==> flow/design.v <==
module alu(A, B, selector, R, flagZ, flagN, flagC);
    parameter BUS_SIZE = 32;
    input[BUS_SIZE - 1: 0] A;
    input[BUS_SIZE - 1: 0] B;
    input[2: 0] selector;
    output flagZ;
    output flagN;
    output reg flagC;
    output reg [BUS_SIZE - 1 : 0] R;
	always @(A, B, selector)
	begin
		flagC = 1'b0;
		if (selector == 3'b000)	
			{flagC, R} = A + B;
		else if (selector == 3'b001)
			R = A - B;
		else if (selector == 3'b010)
			R = A & B;
		else if (selector == 3'b011)
			R = A | B;
		else if (selector == 3'b100)
			R = A ^ B;
		else 
			R = {BUS_SIZE{1'b0}};
	end 
	assign flagZ = ~(|R);
	assign flagN = R[BUS_SIZE - 1];
endmodule
module extend_sign(dataIn, dataOut);
	parameter BUS_IN = 16;
	parameter BUS_SIZE = 32;
	input [BUS_IN - 1 : 0] dataIn;
	output [BUS_SIZE - 1 : 0] dataOut;
	assign dataOut = {{(BUS_SIZE - BUS_IN){dataIn[BUS_IN - 1]}}, dataIn};
endmodule 
module register(D, Q, enable, clk, rst);
	parameter BUS_SIZE = 32;
	input [BUS_SIZE - 1 : 0] D;
	input enable;
	input clk;
	input rst;
	output reg [BUS_SIZE - 1 : 0] Q;
	always @(posedge clk)
	begin
		if (rst)
			Q <= {BUS_SIZE{1'b0}};
		else if(enable)
			Q <= D;
	end
endmodule
module ports(
    input [2:0] portWrite,
    input valueWrite,
    input enWrite,
    output [7:0] valuePort,
    input clk,
    input rst
    );
	reg [7:0] enable;
	always @(portWrite, valueWrite)
	begin
		case(portWrite)
			3'd0:	enable = {{7{1'b0}}, 1'b1};
			3'd1:	enable = {{6{1'b0}}, 1'b1, {1{1'b0}}};
			3'd2:	enable = {{5{1'b0}}, 1'b1, {2{1'b0}}};
			3'd3:	enable = {{4{1'b0}}, 1'b1, {3{1'b0}}};
			3'd4:	enable = {{3{1'b0}}, 1'b1, {4{1'b0}}};
			3'd5:	enable = {{2{1'b0}}, 1'b1, {5{1'b0}}};
			3'd6:	enable = {{1{1'b0}}, 1'b1, {6{1'b0}}};
			3'd7:	enable = {1'b1, {7{1'b0}}};
		endcase 	
	end
	genvar i;
	generate
		for (i = 0; i < 8; i = i + 1)
		begin: GENERATE_REGISTERS_BLOCK
			register #(.BUS_SIZE(1)) regi (
				.D(valueWrite),
				.Q(valuePort[i]),
				.enable(enable[i] & enWrite),
				.clk(clk),
				.rst(rst)
			);
		end
	endgenerate
endmodule
module port_memory(dirSelect, enWrMemory, enWrPort, selectRead, inputPorts, valueWriteMem);
    input [7:0] dirSelect;
    output reg enWrMemory;
    output reg enWrPort;
    output reg selectRead;
    input [1:0] inputPorts;
    output reg [31:0] valueWriteMem;
    always @(*) begin
        selectRead = 1'b0;
        valueWriteMem = 32'b0;
        enWrMemory = 1'b0;
        enWrPort = 1'b0;
        if (dirSelect < 7'd8)
        begin
            enWrMemory = 1'b0;
            enWrPort = 1'b1;
        end else if (dirSelect == 7'd8 || dirSelect == 7'd9) begin
            selectRead = 1'b1;
            if (dirSelect == 7'd8) begin
                valueWriteMem = {{31'b0}, inputPorts[0]};              
            end else begin
                valueWriteMem = {{31'b0}, inputPorts[1]};
            end
        end else begin
            enWrMemory = 1'b1;
            enWrPort = 1'b0;
        end
    end
endmodule
module sram(outA, outB, clk, enWrite, writeData, dirWrite, dirA, dirB);
	parameter BUS_SIZE = 32;
	parameter DIR_SIZE_INTERNAL = 5;
	parameter MEM_SIZE = 32;
	input clk;
	input enWrite;
	input [BUS_SIZE - 1 : 0] writeData;
	input [DIR_SIZE_INTERNAL - 1 : 0] dirWrite;
	input [DIR_SIZE_INTERNAL - 1 : 0] dirA;
	input [DIR_SIZE_INTERNAL - 1 : 0] dirB;
	output [BUS_SIZE - 1 : 0] outA;
	output [BUS_SIZE - 1 : 0] outB;
	reg [BUS_SIZE - 1 : 0] MEM [0 : MEM_SIZE - 1];
	assign outA = (dirA == {DIR_SIZE_INTERNAL{1'b0}}) ? {BUS_SIZE{1'b0}} : MEM[dirA];
	assign outB = (dirB == {DIR_SIZE_INTERNAL{1'b0}}) ? {BUS_SIZE{1'b0}} : MEM[dirB];
	always @(posedge clk)
	begin
		if (enWrite)
			MEM[dirWrite] <= writeData;
	end	
endmodule 
module program_counter(clk, rst, enable, dirInBranch, dirInJump, dirSel, dirOut);
	parameter DIR_SIZE = 32;
	input clk;
	input rst;
	input enable;
	input [1 : 0] dirSel;
	input [DIR_SIZE - 1 : 0] dirInBranch;
	input [DIR_SIZE - 1 : 0] dirInJump;
	output reg [DIR_SIZE - 1 : 0] dirOut;
	wire [DIR_SIZE - 1 : 0] dirBranch_src, dirJump_src, dirNormal, dirOut_src;	
	reg [DIR_SIZE - 1 : 0] dirOut_A, dirOut_B, dirBranch, dirJump;
	assign dirOut_src = dirSel[0] == 1'b1 ? dirBranch : (dirSel[1] == 1'b1 ? dirJump_src : dirNormal);
	assign dirBranch_src = dirOut_B + dirInBranch;	
	assign dirJump_src = dirOut_B + dirInJump;
	assign dirNormal = dirOut + {{(DIR_SIZE - 1){1'b0}}, 1'b1};
	always @(posedge clk) begin
	   if (rst)
	       dirOut <= {DIR_SIZE{1'b0}};
	   else
	       dirOut <= dirOut_src;
	end	
	always @(posedge clk) begin
	   if (rst) begin
	       dirOut_A <= {DIR_SIZE{1'b0}};
	       dirOut_B <= {DIR_SIZE{1'b0}};
	       dirJump <= {DIR_SIZE{1'b0}};
	       dirBranch <= {DIR_SIZE{1'b0}};
	   end else begin
	       dirOut_A <= dirOut;
	       dirOut_B <= dirOut_A;
	       dirJump <= dirJump_src;
	       dirBranch <= dirBranch_src;
	   end
	end
endmodule 
module control_path(opCode, functionCode, MemaReg, enWrSram, ALUSelector, enWriteMemory, enablePC, fteALU, clk, rst, regDst, flagZ, dirSelPC);
	parameter BUS_SIZE = 32;
	parameter DIR_SIZE = 32;
	parameter OPC_SIZE = BUS_SIZE;
	input [6 - 1 : 0] opCode;
	input [6 - 1 : 0] functionCode;
	input clk;
	input rst;
	input flagZ;
	output reg MemaReg;
	output reg enWrSram;
	output reg [2 : 0] ALUSelector;
	output reg fteALU;
	output reg enWriteMemory;
	output reg enablePC;
	output reg regDst;
	output [1:0] dirSelPC;	
	reg branch_src;
	reg branch_A;
	reg branch_B;
	reg jump;
	reg regDst_src;
	reg [2 : 0] ALUSelector_src;
	reg fteALU_src;
	reg enWriteMemory_src; 
	reg enWriteMemory_A;
	reg MemaReg_src;
	reg MemaReg_A;
	reg MemaReg_B;
	reg enWrSram_src;
	reg enWrSram_A;
	reg enWrSram_B;
	always @(posedge clk) begin
	   if (rst) begin
	       regDst <= 1'b0;
	       ALUSelector <= 3'b000;
	       fteALU <= 1'b0;
	       branch_A <= 1'b0;
	       branch_B <= 1'b0;
	       enWriteMemory_A <= 1'b0;
	       enWriteMemory <= 1'b0;
	       MemaReg_A <= 1'b0;
	       MemaReg_B <= 1'b0;
	       MemaReg <= 1'b0;
	       enWrSram <= 1'b0;
	       enWrSram_A <= 1'b0;
	       enWrSram_B <= 1'b0;
	   end else begin
	       regDst <= regDst_src;
	       fteALU <= fteALU_src;
	       ALUSelector <= ALUSelector_src;
	       branch_A <= branch_src;
	       branch_B <= branch_A;
	       enWriteMemory_A <= enWriteMemory_src;
	       enWriteMemory <= enWriteMemory_A;
	       MemaReg_A <= MemaReg_src;
	       MemaReg_B <= MemaReg_A;
	       MemaReg <= MemaReg_B;
	       enWrSram_A <= enWrSram_src;
	       enWrSram_B <= enWrSram_A;
	       enWrSram <= enWrSram_B;
	   end
	end
	assign dirSelPC = {jump, branch_B & flagZ};
	always @(opCode, functionCode)
	begin
		MemaReg_src = 1'b0;
		enWrSram_src = 1'b0;
		ALUSelector_src = 3'b000;
		enWriteMemory_src = 1'b0;
		branch_src = 1'b0;
		jump = 1'b0;
		enablePC = 1'b1;
		fteALU_src = 1'b0;
		regDst_src = 1'b0;		
		if (opCode == 6'b0) begin
			regDst_src = 1'b1;
			case (functionCode)
				6'b100000: begin  
					ALUSelector_src = 3'b000;
                    enWrSram_src = 1'b1;
                end
				6'b100010: begin  
					ALUSelector_src = 3'b001;
                    enWrSram_src = 1'b1;
                end
				6'b100100: begin 
					ALUSelector_src = 3'b010;
                    enWrSram_src = 1'b1;
                end
				6'b100101: begin 
					ALUSelector_src = 3'b011;
                    enWrSram_src = 1'b1;
                end
				6'b100110: begin 
					ALUSelector_src = 3'b100;
                    enWrSram_src = 1'b1;
                end
				6'b000000: begin 
					ALUSelector_src = 3'b000;
			     end
				default: begin
					ALUSelector_src = 3'b000;
					enWrSram_src = 1'b0;
                end
			endcase
		end
		else begin
			case(opCode)
				6'b100011: begin  
					enWrSram_src = 1'b1;	
					fteALU_src = 1'b1;
					MemaReg_src = 1'b1;
				end
				6'b101011: begin  
					fteALU_src = 1'b1;
					enWriteMemory_src = 1'b1;
					regDst_src = 1'b0;
					MemaReg_src = 1'b0;
				end
				6'b000100: begin  
					branch_src = 1'b1;
					ALUSelector_src = 3'b001;
					regDst_src = 1'b0;	
					MemaReg_src = 1'b0;
				end
				6'b000010: begin  
					jump = 1'b1;
					regDst_src = 1'b0;
					fteALU_src = 1'b0;
					branch_src = 1'b0;	
					MemaReg_src = 1'b0;
					ALUSelector_src = 3'b000;
				end
				6'b001111: begin  
					regDst_src = 1'b0;
					fteALU_src = 1'b1;
					enWrSram_src = 1'b1;
				end
				6'b001000: begin  
				    fteALU_src = 1'b1;
					ALUSelector_src = 3'b000;
					enWrSram_src = 1'b1;
					regDst_src = 1'b0;
				end
				6'b001100: begin  
				    fteALU_src = 1'b1;
					ALUSelector_src = 3'b010;	
					enWrSram_src = 1'b1;
					regDst_src = 1'b0;
				end
				6'b001101: begin  
				    fteALU_src = 1'b1;
					ALUSelector_src = 3'b011;
					enWrSram_src = 1'b1;
					regDst_src = 1'b0; 
				end
				6'b001110: begin  
				    fteALU_src = 1'b1;
					ALUSelector_src = 3'b100;	
					enWrSram_src = 1'b1;
					regDst_src = 1'b0;
				end
				default: begin
					enWrSram_src = 1'b0;
					regDst_src = 1'b0;
					fteALU_src = 1'b0;
				end
			endcase
		end
	end
endmodule 
module data_path(opCode, MemaReg, enWrSram, ALUSelector, enablePC, fteALU, clk, rst, regDst, flagZ, dirSelPC, ALU_res_memory, outMemory_memory, DRB_reg_file_memory, imem_addr, imem_data);
	parameter BUS_SIZE = 32;
	parameter DIR_SIZE = BUS_SIZE;
	parameter OPC_SIZE = BUS_SIZE; 
	parameter DIR_SIZE_INTERNAL = 5;  
	input clk;
	input rst;
	input MemaReg;
	input enWrSram;
	input [2 : 0] ALUSelector;
	input enablePC;
	input fteALU;
	input regDst;
	output reg flagZ;
	input [1:0] dirSelPC;
	output [BUS_SIZE - 1 : 0] ALU_res_memory;
	input [BUS_SIZE - 1 : 0] outMemory_memory;
	output [BUS_SIZE - 1 : 0] DRB_reg_file_memory;	
	output [7 : 0] imem_addr;
	input [OPC_SIZE - 1 : 0] imem_data;
	output [OPC_SIZE - 1 : 0] opCode;
	wire [BUS_SIZE - 1 : 0] ALU_res;
	wire [BUS_SIZE - 1 : 0] DW_reg_file;	
	wire [BUS_SIZE - 1 : 0] ALU_inB;
	wire [BUS_SIZE - 1 : 0] extendedData6;
	wire [DIR_SIZE - 1 : 0] dirPC;
	wire [DIR_SIZE_INTERNAL - 1 : 0] dirWriteRF;
	wire flagN, flagC;
	reg [OPC_SIZE - 1 : 0] opCode_reg;
	wire [OPC_SIZE - 1 : 0] opCode_src;
	reg [BUS_SIZE - 1 : 0] DRA_reg_file_reg;
    reg [BUS_SIZE - 1 : 0] DRB_reg_file_reg;
    reg [BUS_SIZE - 1 : 0] DRB_B_reg_file_reg;
	wire [BUS_SIZE - 1 : 0] DRA_reg_file_src;
	wire [BUS_SIZE - 1 : 0] DRB_reg_file_src;
	wire [BUS_SIZE - 1 : 0] ALU_res_src;
	reg [BUS_SIZE - 1 : 0] ALU_res_reg;
	reg [BUS_SIZE - 1 : 0] ALU_B_res_reg;
	wire flagZ_src;
	wire [DIR_SIZE_INTERNAL - 1 : 0] RtE_src;
	reg [DIR_SIZE_INTERNAL - 1 : 0] RtE_reg;
	wire [DIR_SIZE_INTERNAL - 1 : 0] RdE_src;
	reg [DIR_SIZE_INTERNAL - 1 : 0] RdE_reg;
	wire [DIR_SIZE_INTERNAL - 1 : 0] dirWriteRF_src;
	reg [DIR_SIZE_INTERNAL - 1 : 0] dirWriteRFA_reg;
	reg [DIR_SIZE_INTERNAL - 1 : 0] dirWriteRFB_reg;
	reg [BUS_SIZE - 1 : 0] outMemory_reg;
	wire [BUS_SIZE - 1 : 0] extendedData16_src;
	reg [BUS_SIZE - 1 : 0] extendedData16_reg;
	assign RtE_src = opCode_reg[15 : 11];
	assign RdE_src = opCode_reg[20 : 16];
	assign opCode = opCode_reg;
	assign ALU_res_memory = ALU_res_reg;
	always @(posedge clk) begin
	   if (rst) begin
	       opCode_reg <= {OPC_SIZE{1'b0}};
	       DRA_reg_file_reg <= {BUS_SIZE{1'b0}};
	       DRB_reg_file_reg <= {BUS_SIZE{1'b0}};
	       DRB_B_reg_file_reg <= {BUS_SIZE{1'b0}};
	       ALU_res_reg <= {BUS_SIZE{1'b0}};
	       ALU_B_res_reg <= {BUS_SIZE{1'b0}};
	       RtE_reg <= {DIR_SIZE_INTERNAL{1'b0}};
	       RdE_reg <= {DIR_SIZE_INTERNAL{1'b0}};
	       dirWriteRFA_reg <= {DIR_SIZE_INTERNAL{1'b0}};
	       dirWriteRFB_reg <= {DIR_SIZE_INTERNAL{1'b0}};
	       outMemory_reg <= {BUS_SIZE{1'b0}};
	       extendedData16_reg <= {BUS_SIZE{1'b0}};
	       flagZ <= 1'b0;
	   end else begin
	       opCode_reg <= opCode_src;
	       DRA_reg_file_reg <= DRA_reg_file_src;
	       DRB_reg_file_reg <= DRB_reg_file_src;
	       DRB_B_reg_file_reg <= DRB_reg_file_reg; 
	       ALU_res_reg <= ALU_res_src;
	       ALU_B_res_reg <= ALU_res_reg;
	       RdE_reg <= RdE_src;
	       RtE_reg <= RtE_src;
	       dirWriteRFA_reg <= dirWriteRF_src;
	       dirWriteRFB_reg <= dirWriteRFA_reg;
	       outMemory_reg <= outMemory_memory;
	       flagZ <= flagZ_src;
	       extendedData16_reg <= extendedData16_src;
	   end	   
	end
	assign DW_reg_file = MemaReg ? outMemory_reg : ALU_B_res_reg;
	assign ALU_inB = fteALU ? extendedData16_reg : DRB_reg_file_reg;
	assign dirWriteRF_src = regDst ? RtE_reg : RdE_reg;
	assign DRB_reg_file_memory = DRB_B_reg_file_reg; 
	sram #(.BUS_SIZE(BUS_SIZE), .DIR_SIZE_INTERNAL(DIR_SIZE_INTERNAL)) RegFile (
		.outA(DRA_reg_file_src),
		.outB(DRB_reg_file_src),
		.clk(clk),
		.enWrite(enWrSram),
		.writeData(DW_reg_file),
		.dirWrite(dirWriteRFB_reg),  
		.dirA(opCode_reg[25 : 21]),  
		.dirB(opCode_reg[20 : 16])  
	);
	assign imem_addr = dirPC[7 : 0];
	assign opCode_src = imem_data;
	alu #(.BUS_SIZE(BUS_SIZE)) MyALU (
		.A(DRA_reg_file_reg),
		.B(ALU_inB),
		.selector(ALUSelector),
		.R(ALU_res_src),
		.flagZ(flagZ_src),
		.flagN(flagN),
		.flagC(flagC)
	);
	extend_sign #(.BUS_IN(16), .BUS_SIZE(BUS_SIZE)) ex_signal16(
		.dataIn(opCode_reg[15 : 0]),
		.dataOut(extendedData16_src)
	);
	extend_sign #(.BUS_IN(26), .BUS_SIZE(BUS_SIZE)) ex_signal6(
		.dataIn(opCode_reg[25 : 0]),
		.dataOut(extendedData6)
	);
	program_counter #(.DIR_SIZE(DIR_SIZE)) MyPC(
		.clk(clk),
		.rst(rst),
		.enable(enablePC),
		.dirInBranch(extendedData16_reg),
		.dirInJump(extendedData6),
		.dirSel(dirSelPC),
		.dirOut(dirPC)
	);
endmodule 
module microprocessor(clk, rst, outputPorts, inputPorts, imem_addr, imem_data, dmem_addr, dmem_we, dmem_wdata, dmem_rdata);
	parameter BUS_SIZE = 32;
	parameter DIR_SIZE = BUS_SIZE;
	parameter OPC_SIZE = BUS_SIZE; 
	parameter DIR_SIZE_INTERNAL = 5;  
	input clk;
	input rst;
	input [1:0] inputPorts;
	output [7:0] outputPorts;
	output [7:0] imem_addr;
	input [31:0] imem_data;
	output [7:0] dmem_addr;
	output dmem_we;
	output [31:0] dmem_wdata;
	input [31:0] dmem_rdata;
	wire MemaReg;
	wire rst_n;
	wire enWrSram;
	wire [2 : 0] ALUSelector;
	wire enWriteMemory;
	wire branch;
	wire jump;
	wire enablePC;
	wire fteALU;
	wire regDst;
	wire [OPC_SIZE - 1 : 0] opCode;
	wire flagZ;
	wire [1:0] dirSelPC;
	wire [BUS_SIZE - 1 : 0] outMemory;
	wire [BUS_SIZE - 1 : 0] DRB_reg_file;
	wire [BUS_SIZE - 1 : 0] ALU_res;	
	assign rst_n = rst;
	data_path #(.BUS_SIZE(BUS_SIZE), .DIR_SIZE(DIR_SIZE)) myData(
		.opCode(opCode),
		.MemaReg(MemaReg),
		.enWrSram(enWrSram),
		.ALUSelector(ALUSelector),
		.enablePC(enablePC),
		.fteALU(fteALU),
		.clk(clk),
		.rst(rst_n),
		.regDst(regDst),
		.dirSelPC(dirSelPC),
		.flagZ(flagZ),
		.ALU_res_memory(ALU_res),
		.outMemory_memory(outMemory),
		.DRB_reg_file_memory(DRB_reg_file),
		.imem_addr(imem_addr),
		.imem_data(imem_data)
	);
	control_path #(.BUS_SIZE(BUS_SIZE), .DIR_SIZE(DIR_SIZE)) myControl(
		.opCode(opCode[31:26]),
		.functionCode(opCode[5:0]),
		.MemaReg(MemaReg),
		.enWrSram(enWrSram),
		.ALUSelector(ALUSelector),
		.enWriteMemory(enWriteMemory),
		.fteALU(fteALU),
		.enablePC(enablePC),
		.clk(clk),
		.rst(rst_n),
		.regDst(regDst),
		.dirSelPC(dirSelPC),
		.flagZ(flagZ)	
	);
	wire [7:0] dirmemory;
	wire enablePortsController;
	wire enableMemoryController;
	wire selectReadMemory;
	wire [31:0] valueWriteMemAlt, memoryOut;
	assign dirmemory = ALU_res[7:0];
	assign dmem_addr = dirmemory;
	assign dmem_we = enWriteMemory & enableMemoryController;
	assign dmem_wdata = DRB_reg_file;
	assign memoryOut = dmem_rdata;
	assign outMemory = !selectReadMemory ? memoryOut : valueWriteMemAlt;
	port_memory cont_mem(
	   .dirSelect(dirmemory),
	   .enWrMemory(enableMemoryController),
	   .enWrPort(enablePortsController),
	   .selectRead(selectReadMemory),
	   .inputPorts(inputPorts),
	   .valueWriteMem(valueWriteMemAlt)
	);
	ports pt(
        .portWrite(dirmemory[2:0]),
        .valueWrite(DRB_reg_file[0]),
        .enWrite(enablePortsController & enWriteMemory),
        .valuePort(outputPorts),
        .clk(clk),
        .rst(rst_n)
	);
endmodule 
## Step by step through the tools: microprocessor

What the tools print for microprocessor, step after step.
Line numbers count from 1 in the design file above.
Operators carry their Yosys type and port widths (W data, S select, Z words).
Cell names lack the library's common part.
Not given: n/a

| design | value |
|---|---|
| design top | microprocessor |
| clock | clk |
| library | sky130hd |
| timing corner | tt_025C_1v80 |

## Elaborated design

Counts by Yosys on the flattened word-level netlist (proc, flatten, opt, wreduce; memories kept). Print and check cells are left out. Cells with the same type and inputs are merged into one.
Memory sizes are those after Yosys's memory passes, which may raise the word count (mostly to a power of two), join words into wider ones and drop unused or constant bits.

| storage and ports | value |
|---|---|
| ROM bits | 64 |
| word width x clocked read ports | 72 |
| flip-flop bits (word level) | 348 |
| memories | 2 |
| word-level cells | 127 |
| input port bits | 68 |
| RAM bits | 1024 |

Memory list:

| memory | words | width | rd ports | write ports | RTL line | source |
|---|---|---|---|---|---|---|
| myData.RegFile.MEM | 32 | 32 | 2 | 1 | 128 | `reg [BUS_SIZE - 1 : 0] MEM [0 : MEM_SIZE - 1];` |
| (no name shown) | 8 | 8 | 1 | 0 | 62 | `case(portWrite)` |

| operators by class | value |
|---|---|
| equality and inequality tests | 20 |
| muxes and demuxes | 36 |
| bitwise gates (word level) | 15 |
| add/sub/neg operators | 5 |
| order comparisons | 1 |
| reductions and logical operators | 12 |

Operators by type and width:

| cell | number |
|---|---|
| $mux W32 | 13 |
| $add A32 B32 Y32 | 3 |
| $eq A6 B6 Y1 const B | 7 |
| $add A32 B1 Y32 const B | 1 |
| $sub A32 B32 Y32 | 1 |
| $and A32 B32 Y32 | 1 |
| $or A32 B32 Y32 | 1 |
| $xor A32 B32 Y32 | 1 |
| $reduce_or A32 Y1 | 1 |
| $eq A6 B4 Y1 const B | 5 |
| $pmux W3 S4 | 2 |
| $mux W1 | 17 |
| $eq A8 B4 Y1 const B | 2 |
| $and A1 B1 Y1 | 11 |
| $logic_not A5 Y1 | 2 |
| $mux W5 | 2 |
| $lt A8 B4 Y1 const B | 1 |
| $reduce_or A7 Y1 | 1 |
| $reduce_or A2 Y1 | 3 |
| $eq A3 B2 Y1 const B | 2 |
| $eq A6 B2 Y1 const B | 1 |
| $eq A6 B3 Y1 const B | 1 |
| $logic_not A6 Y1 | 1 |
| $reduce_or A6 Y1 | 1 |
| $mux W3 | 2 |
| $reduce_or A5 Y1 | 1 |
| $eq A3 B1 Y1 const B | 1 |
| $eq A3 B3 Y1 const B | 1 |

Other operator kinds: 3; their cells: 3.

## Longest topological paths

Depth = most cells in a row (Yosys ltp): at word level without a register or memory, in the mapped netlist without a sequential cell, where the memories' decode and read muxes count.

| depth | value |
|---|---|
| depth after elaboration | 9 |
| ABC_AREA | 0 |
| mapped depth | 18 |
| depth with buffers taken out | 15 |

## Netlist

Yosys stat after the flow's synthesis: flattened, memories mapped to cells. It holds for the ABC_AREA given above (unset counts as 0); a run with the other value may have another netlist.

| synthesis totals | value |
|---|---|
| mapped flip-flops | 1345 |
| cell count | 4717 |
| area of sequential cells | 37175.7 um2 |
| buffer cells | 345 |
| synthesis area | 63512.2 um2 |

Cells by type:

| type | number | area in all (um2) |
|---|---|---|
| edfxtp_1 | 1024 | 3.07E+04 |
| dfxtp_1 | 321 | 6.43E+03 |
| mux4_2 | 256 | 5765.53 |
| mux2i_1 | 409 | 4.09E+03 |
| a21oi_1 | 451 | 2.26E+03 |
| mux2_2 | 164 | 1.85E+03 |
| ha_1 | 118 | 1.48E+03 |
| nor2_1 | 316 | 1.19E+03 |
| o221ai_1 | 135 | 1.18E+03 |
| nor2b_1 | 146 | 913.376 |
| clkbuf_1 | 243 | 912.125 |
| o22ai_1 | 137 | 857.072 |
| o21ai_0 | 159 | 795.763 |
| inv_1 | 130 | 487.968 |
| nor3_1 | 93 | 465.446 |
| xnor2_1 | 46 | 402.886 |
| nand2_1 | 81 | 304.042 |
| and3_1 | 42 | 262.752 |

Other cell types: 72; their cells: 446.

## Timing after synthesis

Source: OpenSTA report_checks on the synthesized netlist (no wires, ideal clock, input and output delay 20% of the period each), path of least setup slack; recovery checks are left aside. Register names are those of the netlist, which keeps one name where synthesis merged equal registers.

| timing after synthesis | value |
|---|---|
| kind | register to register |
| start | reg myControl.fteALU |
| end | reg myData.flagZ |
| stages | 17 |
| arrival | 4.152 ns |
| path delay | 4.213 ns |
| path buffers | 2 |
| slack | 1.787 ns |
| data required time | 5.939 ns |
| setup time | 0.061 ns |
| time at the first pin | 0.000 ns |
| period | 6.0 ns |
| synthesis period reached | 4.213 ns |

"path delay" = arrival - input delay + setup time.
"stages": output pins that drive a net of the path, with the launching flip-flop's if there is one; two outputs of one cell count as two.
"synthesis period reached" = period - worst setup slack (recovery checks aside). The figure is calculated, with input and output delays left at 20% of the set period.
The rows between start and end are the longest chain of elaborated cells between them; the timing report does not say that the signal goes this way. Where chains are equally long, one stands for them.
Each line given opens the expression or statement behind the cell; cells for indexed reads and writes are added by Yosys, which also makes memories of some case tables.

| on the way, after synthesis | value |
|---|---|
| path through | dfxtp_1 clkbuf_1 clkbuf_1 mux2i_1 inv_1 ha_1 fa_1 a21o_1 a221o_2 xor2_1 a221oi_2 nand4_1 a2111oi_4 nand4_1 nor4_1 and4_1 and4b_1 |
| cells in the longest elaborated chain | 9 |

RTL lines, path after synthesis:

| what | RTL line | source |
|---|---|---|
| start: declaration | 184 | `output reg fteALU;` |
| start: assignment | 208 | `fteALU <= 1'b0;` |
| start: assignment | 221 | `fteALU <= fteALU_src;` |
| $mux W32 | 429 | `assign ALU_inB = fteALU ? extendedData16_reg : DRB_reg_file_reg;` |
| $xor A32 B32 Y32 | 22 | `R = A ^ B;` |
| $mux W32 | 21 | `else if (selector == 3'b100)` |
| $mux W32 | 19 | `else if (selector == 3'b011)` |
| $mux W32 | 17 | `else if (selector == 3'b010)` |
| $mux W32 | 15 | `else if (selector == 3'b001)` |
| $mux W32 | 13 | `if (selector == 3'b000)` |
| $reduce_or A32 Y1 | 26 | `assign flagZ = ~(\|R);` |
| $not A1 Y1 | 26 |  |
| end: assignment | 411 | `flagZ <= 1'b0;` |
| end: assignment | 424 | `flagZ <= flagZ_src;` |
| end: declaration | 357 | `output reg flagZ;` |

## Worst path after layout

Path of least setup slack in the final report of run 1 (OpenROAD, finished layout, wires in). Where an end is a register, its clock arrival counts in the times.

| timing after layout | value |
|---|---|
| kind | register to register |
| start | reg myControl.fteALU |
| end | reg myData.flagZ |
| path buffers | 1 |
| slack | 0.32 ns |
| stages | 15 |
| setup time | 0.04 ns |
| time at the first pin | 0.69 ns |
| period | 4.95 ns |
| data required time | 5.60 ns |
| arrival | 5.29 ns |

The rows between start and end are the longest chain of elaborated cells between them; the timing report does not say that the signal goes this way. Where chains are equally long, one stands for them.

| on the way, after layout | value |
|---|---|
| path through | dfxtp_1 buf_4 mux2i_1 ha_1 nor2_1 nand3_1 a21oi_1 nor2_1 o41ai_1 xnor2_1 a2111oi_2 nand4_1 nor4_1 and4_1 and4b_1 |
| cells in the longest elaborated chain | 9 |

RTL lines, path after layout:

| what | RTL line | source |
|---|---|---|
| start: declaration | 184 | `output reg fteALU;` |
| start: assignment | 208 | `fteALU <= 1'b0;` |
| start: assignment | 221 | `fteALU <= fteALU_src;` |
| $mux W32 | 429 | `assign ALU_inB = fteALU ? extendedData16_reg : DRB_reg_file_reg;` |
| $xor A32 B32 Y32 | 22 | `R = A ^ B;` |
| $mux W32 | 21 | `else if (selector == 3'b100)` |
| $mux W32 | 19 | `else if (selector == 3'b011)` |
| $mux W32 | 17 | `else if (selector == 3'b010)` |
| $mux W32 | 15 | `else if (selector == 3'b001)` |
| $mux W32 | 13 | `if (selector == 3'b000)` |
| $reduce_or A32 Y1 | 26 | `assign flagZ = ~(\|R);` |
| $not A1 Y1 | 26 |  |
| end: assignment | 411 | `flagZ <= 1'b0;` |
| end: assignment | 424 | `flagZ <= flagZ_src;` |
| end: declaration | 357 | `output reg flagZ;` |

Ticket comment

Module microprocessor, platform sky130hd: 5 stored runs of the flow (Yosys, OpenROAD) with differing settings, in no particular order. Input and output delays are each 20% of the period that was set; the output load is 0.01 pF.
By "period reached" is meant the clock period of the run minus its worst setup slack. This is arithmetic on one report: input and output delays are still those of the set period (20% each).
By "total power of the final layout" is meant OpenSTA's value without simulated activity: inputs other than the clock are taken to toggle once in ten clock periods, and the tool carries that through the logic.
Settings: -- = not set for that run.

| stored run | ABC_AREA | CAP_MARGIN | CELL_PAD_IN_SITES_GLOBAL_PLACEMENT | CORE_UTILIZATION | CTS_CLUSTER_DIAMETER | CTS_CLUSTER_SIZE | MAX_ROUTING_LAYER | SLEW_MARGIN | period_ns | CORE_MARGIN | CELL_PAD_IN_SITES_DETAIL_PLACEMENT | CORE_ASPECT_RATIO | GPL_ROUTABILITY_DRIVEN | GPL_TIMING_DRIVEN | MIN_ROUTING_LAYER | PLACE_DENSITY_LB_ADDON | SETUP_SLACK_MARGIN | TNS_END_PERCENT | HOLD_SLACK_MARGIN | PLACE_DENSITY | Yosys chip area after synthesis (um2) | die size (um2) | final utilization (%) | worst setup slack after layout (ns) | total negative slack on setup checks (ns) | total power of the final layout (W) | period reached (ns) |
|---|---|---|---|---|---|---|---|---|---|---|---|---|---|---|---|---|---|---|---|---|---|---|---|---|---|---|---|
| run 1 | 0 | 25 | 3 | 54 | 371 | 36 | met4 | 20 | 4.95 | 2 | -- | -- | -- | -- | -- | -- | -- | -- | -- | -- | 63512.2 | 120374.0 | 58.9 | 0.318 | 0.000 | 0.02073 | 4.632 |
| run 2 | 0 | 40 | -- | 41 | 123 | 32 | met5 | 0 | 3.99 | 8 | 1 | 1.02 | 1 | 0 | met2 | 0.05 | 0.41 | 25 | -- | -- | 63512.2 | 167759.0 | 48.6 | -0.618 | -1.359 | 0.028582 | 4.608 |
| run 3 | -- | 20 | -- | 40 | -- | -- | -- | 20 | 6.0 | 2 | -- | -- | -- | -- | -- | -- | -- | -- | -- | -- | 63512.2 | 161982.0 | 45.4 | 1.111 | 0.000 | 0.021472 | 4.889 |
| run 4 | -- | 20 | -- | 47 | -- | -- | met5 | 20 | 5.03 | 2 | 2 | 1.23 | -- | 1 | -- | -- | 0.42 | -- | 0.11 | 0.39 | 63512.2 | 138103.0 | 53.8 | 0.506 | 0.000 | 0.026078 | 4.524 |
| run 5 | 0 | 25 | 3 | 51 | 213 | 36 | met4 | 20 | 7.65 | 2 | -- | -- | 0 | 1 | -- | -- | -- | 85 | -- | -- | 63512.2 | 127374.0 | 54.8 | 2.743 | 0.000 | 0.013292 | 4.907 |
